==> flow/design.v <==
module top_level(f1,f2,p,in_1,in_2,out,clk,clk2);
input [7:0]in_1, in_2;
input clk;
input clk2;
input [15:0]p;   
input [15:0]f1,f2;  
output [15:0]out;
wire [15:0]a,b;
wire [15:0]r1,r2,r3,r4,r5;
convert inst_1(.float(a), .int8(in_1), .clk(clk));  
convert inst_2(.float(b), .int8(in_2), .clk(clk));
mult inst_3(.B(f1), .C(r1), .A(a), .clk(clk));   
mult inst_4(.B(f2), .C(r2), .A(b), .clk(clk));
main_adder inst_5 (.AA(r1), .BB(r2),.clk(clk), .R_add(r3)); 
mux inst_6(.in1(r4), .in2(p), .sel(clk2), .out(r5));  
main_adder inst_7 (.AA(r3), .BB(r5),.clk(clk), .R_add(r4));  
assign out=r4;
endmodule
module convert( float, int8,clk);
input clk;
output [15:0] float;
input [7:0] int8;
reg [4:0] exp;
reg [9:0] mantissa;
integer i;
always @(negedge clk)
begin
if(int8 != 8'b0) 
begin
for(i = 0; i < 8; i = i + 1)
    if(int8[i]) 
      exp = i;
      if(exp < 10)
      mantissa = int8 << (10 - exp);
      else
      mantissa = int8;
      exp = exp + 15;
 end
else begin
 mantissa=0;
exp=0;
    end
end
assign float = {1'b0, exp, mantissa};
endmodule
module mult(B,C, A, clk);
input  [15:0]A;
input clk;
input [15:0]B;
output reg    [15:0]C;
wire          [5:0]e;   
wire           [21:0]m;  
wire            [10:0]A_m;     
wire            [10:0]B_m;     
reg           [4:0]C_e;  
wire            C_sign;  
reg           [9:0]C_m;  
assign C_sign=(A[15]^B[15]); 
assign e[5:0]=(A[14:10]+B[14:10]-4'b1111); 
assign A_m[10:0]={1'b1, A[9:0]};
assign B_m[10:0]={1'b1, B[9:0]};
assign m[21:0]=(A_m[10:0])*(B_m[10:0]);   
always@(posedge clk)
begin
if (A==0)   
  begin
  C<=16'b0;
  end
else begin
    if (m[21]==1'b1) 
    begin
    C_m=m[20:11];
    C_e=e[4:0]+m[21];
    C<={C_sign,C_e[4:0],C_m[9:0]};
    end 
    else begin
    C_m=m[19:10];
    C_e=e[4:0]+m[21];
    C<={C_sign,C_e[4:0],C_m[9:0]};
    end
end
end
endmodule
module main_adder (AA, BB,clk, R_add);
input [15:0] AA, BB; 
input clk;             
output  [15:0] R_add;                
wire [14:0]temp_Sum_M_C; 
wire [13:0]temp_Sub_M_C, temp_lza_count_reg;
wire [15:0]temp_L, temp_S;
compare_adder inst_1  (.C_L(temp_L), .C_S(temp_S), .A(AA), .B(BB),.clk(clk));  
shift_adder inst_2    ( temp_sign, temp_Sum_M_C, temp_Sub_M_C, temp_lza_count_reg, temp_L, temp_S,clk);
adder inst_3          (R_add, temp_L, temp_S, temp_sign, temp_Sum_M_C, temp_Sub_M_C, temp_lza_count_reg,clk );
endmodule
module compare_adder (C_L, C_S, A, B,clk);
input [15:0] A, B;
input clk;
output reg[15:0] C_L, C_S;
always@ (posedge clk)
if (A[14:0]>=B[14:0])
 begin
C_L<=A[15:0]; C_S<=B[15:0];
 end
 else begin
C_L<=B[15:0]; C_S<=A[15:0];
 end
endmodule
module shift_adder ( sign, Sum_M_C, Sub_M_C, lza_count_reg,L, S,clk);
input [15:0] L, S;  
input clk;             
output reg sign;                       
reg [13:0] M_C_L, M_C_S;        
reg [13:0]M_C_Lnew, M_C_Snew;   
output  reg[14:0] Sum_M_C;             
output  reg[13:0] Sub_M_C;            
reg [13:0] Sub_M_CS;                     
output reg [13:0] lza_count_reg;                
reg [4:0] count; 
always@ (*)
begin
M_C_L[13:0]={1'b1, L[9:0], 3'b000};                      
M_C_S[13:0]={1'b1, S[9:0], 3'b000};
sign=L[15];                                              
M_C_Snew[13:0]=M_C_S[13:0]>>(L[14:10]-S[14:10]);         
M_C_Lnew[13:0]=M_C_L[13:0];                              
Sum_M_C[14:0]=M_C_Lnew[13:0]+ M_C_Snew[13:0];            
Sub_M_C[13:0]=M_C_Lnew[13:0]- M_C_Snew[13:0];            
begin 
lza_count_reg=14;                                            
for( count=0; count<14; count=count+1 ) 
if( Sub_M_C[ count ] ) 
lza_count_reg=13-count; 
end 
end
endmodule
module adder(R_add, L, S, sign, Sum_M_C, Sub_M_C,lza_count_reg,clk );
input clk;
input [15:0] L, S;               
input sign;                       
input [14:0] Sum_M_C;             
input [13:0] Sub_M_C;            
reg [13:0] Sub_M_CS;                     
input [13:0] lza_count_reg;                
output reg [15:0] R_add;                
always @(posedge clk)
begin
if (L==0 &  S==0)
  begin
  R_add<=16'b0;
  end
  else begin
if (L[15]^S[15]==0)            
 begin
R_add[15]<=sign;                      
R_add[14:10]<=L[14:10]+Sum_M_C[14];   
 if (Sum_M_C[14]==1)
 begin
 R_add[9:0]<=Sum_M_C[13:4];
 end 
 else begin
 R_add[9:0]<=Sum_M_C[12:3];             
 end
 end 
 else begin                         
R_add[15]<=sign;
R_add[14:10]<=L[14:10]-lza_count_reg;
Sub_M_CS[13:0]=(Sub_M_C[13:0]<<lza_count_reg);
R_add[9:0]<=Sub_M_CS[12:3];          
end
end
end
endmodule
module mux(in1, in2, sel, out);  
input [15:0]in1,in2;
input sel;
output reg [15:0]out;
 always @ (*)  
 begin : MUX        
   if (sel == 1'b0) begin
      out = in1;
   end else begin
       out = in2 ;
   end
end
endmodule  
Reports on top_level
The steps from the RTL of top_level to its reports follow in flow order.
Line numbers count from 1 in the design file above.
Cell names lack the library's common part.
{ "design": {"design": "top_level", "clock_port": "clk", "lib": "sky130hd", "pvt_corner": "tt_025C_1v80"} }

Elaborated design
Yosys after proc, flatten, opt, wreduce and memory -nomap, before mapping. Enables and synchronous resets that opt folds into registers are not counted as muxes. Memory bits, and registers merged into a memory's read port (data or address), are not among the register bits. Print and check cells are not counted. Equal cells are merged and count once.
{ "bits": {"register_bits": 158, "latch_bits": 0, "ram_bits": 0, "mem_bits_ro": 0, "clocked_rd_ports_x_width": 0, "memories": 0, "inputBits": 66} }
{ "classes": {"addsub": 20, "multipliers": 2, "n_div": 0, "compare": 4, "equal": 0, "shifts": 6, "n_mux": 61, "bitwise": 6, "n_reduce_logical": 10} }
{ "op_table": {"columns": ["op", "n"], "rows": [
  ["multiplier 11 x 11 -> 22 bit", 2],
  ["two-way mux 14 bit", 26],
  ["two-way mux 5 bit", 20],
  ["zero test 16 bit", 6],
  ["two-way mux 16 bit", 5],
  ["<< shifter 8 x 32 -> 10 bit", 2],
  ["two-way mux 10 bit", 6],
  ["adder 14 x 14 -> 15 bit", 2],
  [">= comparator 15 bit", 2],
  ["subtractor 14 bit", 2],
  ["<< shifter 14 x 14 -> 13 bit", 2],
  ["right shift 14 x 5 -> 14 bit", 2],
  ["adder 5 x 1 -> 5 bit", 4],
  ["subtractor 5 bit", 4],
  ["nonzero test 8 bit", 2],
  ["two-way mux 8 bit", 2],
  ["subtractor 4 x 5 -> 6 bit with constant A", 2],
  ["adder 5 x 4 -> 5 bit with constant B", 2],
  ["subtractor 5 x 4 -> 5 bit with constant B", 2],
  ["< comparator 5 x 4 -> 1 bit with constant B", 2],
  ["adder 5 bit", 2],
  ["AND reduction 2 bit", 2],
  ["two-way mux 2 bit", 2],
  ["bitwise AND 1 bit", 2],
  ["bitwise XOR 1 bit", 2],
  ["NOT 1 bit", 2]
]} }

Depth
Depth = most cells in a row (Yosys ltp): at word level without a register or memory, in the mapped netlist without a sequential cell, where the memories' decode and read muxes count.
{ "logic_depth": {"word_depth": 19, "abc_area": 0, "mapped_depth": 36} }

Synthesis result
Source: synth_stat.txt of the flow (Yosys; design flattened, memories mapped). It holds for the ABC_AREA given above (unset counts as 0); a run with the other value may have another netlist.
{ "by_type": {"columns": ["cell_type", "n", "type_area_um2"], "rows": [
  ["fa_1", 166, 3.32E+03],
  ["dfxtp_1", 158, 3.16E+03],
  ["ha_1", 226, 2.83E+03],
  ["inv_1", 339, 1272.47],
  ["nand2_1", 235, 882.096],
  ["a21oi_1", 144, 720.691],
  ["nor2_1", 181, 679.402],
  ["mux2i_1", 60, 600.576],
  ["mux2_2", 53, 596.822],
  ["o21ai_0", 112, 560.538],
  ["and2_1", 87, 544.272],
  ["xnor2_1", 56, 490.47],
  ["clkbuf_1", 83, 311.549],
  ["a21o_1", 40, 300.288],
  ["nor3_1", 57, 285.274],
  ["xor2_1", 29, 253.994],
  ["o211ai_1", 29, 217.709],
  ["nor4_1", 34, 212.704]
]} }
Other cell types: 92; their cells: 443.
{ "synth_totals": {"cells": 2532, "synth_area_um2": 20642.3, "sequential_area_um2": 3163.0, "flip_flops": 158} }
The figures by module come from a second, unflattened synthesis with its own total; it is not the netlist above.
{ "unflattened": {"hier_cells": 2548, "area_unflattened_um2": 21712.1} }
Rows give one instance, submodules left out.
{ "modules": {"columns": ["module", "n_inst", "cells", "mod_area_um2"], "rows": [
  ["mult", 2, 547, 4655.7],
  ["shift_adder", 2, 308, 2183.3],
  ["compare_adder", 2, 121, 1524.0],
  ["adder", 2, 178, 1462.7],
  ["convert", 2, 111, 905.9],
  ["mux", 1, 18, 249.0],
  ["main_adder", 2, 0, 0.0],
  ["top_level", 1, 0, 0.0]
]} }

Appendix: measured runs

Module top_level, platform sky130hd: 3 stored runs of the flow (Yosys, OpenROAD) with differing settings, in no particular order. Input and output delays are each 20% of the period that was set; the output load is 0.01 pF.
[
  {
    "run": "stored run 1",
    "settings": { "CELL_PAD_IN_SITES_DETAIL_PLACEMENT": 1, "CORE_MARGIN": 10, "MIN_ROUTING_LAYER": "met2", "SLEW_MARGIN": 35, "TNS_END_PERCENT": 85, "period_ns": 13.5, "CAP_MARGIN": 20, "CORE_UTILIZATION": 40 },
    "results": { "utilization_frac": 0.455, "ws_setup_ns": 0.124, "timing.setup.tns_ns": 0.000, "worst_hold_slack_ns": 0.460, "synth_chip_area_um2": 20642.3, "design_die_area_um2": 61093.0, "finalCellArea_um2": 23306.1 }
  },
  {
    "run": "stored run 2",
    "settings": { "ABC_AREA": 1, "CAP_MARGIN": 25, "CELL_PAD_IN_SITES_DETAIL_PLACEMENT": 0, "CORE_MARGIN": 5, "CTS_CLUSTER_DIAMETER": 319, "CTS_CLUSTER_SIZE": 10, "HOLD_SLACK_MARGIN": 0.25, "MIN_ROUTING_LAYER": "met1", "PLACE_DENSITY_LB_ADDON": 0.02, "SLEW_MARGIN": 10, "TNS_END_PERCENT": 85, "period_ns": 15.8, "CORE_UTILIZATION": 40 },
    "results": { "utilization_frac": 0.445, "ws_setup_ns": 0.898, "timing.setup.tns_ns": 0.000, "worst_hold_slack_ns": 0.370, "synth_chip_area_um2": 19692.6, "design_die_area_um2": 53768.3, "finalCellArea_um2": 21725.8 }
  },
  {
    "run": "stored run 3",
    "settings": { "ABC_AREA": 0, "CAP_MARGIN": 25, "CELL_PAD_IN_SITES_DETAIL_PLACEMENT": 0, "CORE_MARGIN": 5, "CTS_CLUSTER_DIAMETER": 319, "CTS_CLUSTER_SIZE": 10, "HOLD_SLACK_MARGIN": 0.25, "MIN_ROUTING_LAYER": "met2", "PLACE_DENSITY_LB_ADDON": 0.02, "SLEW_MARGIN": 10, "TNS_END_PERCENT": 85, "period_ns": 15.8, "CORE_UTILIZATION": 40 },
    "results": { "utilization_frac": 0.444, "ws_setup_ns": 0.519, "timing.setup.tns_ns": 0.000, "worst_hold_slack_ns": 0.464, "synth_chip_area_um2": 20642.3, "design_die_area_um2": 56249.6, "finalCellArea_um2": 22754.3 }
  }
]
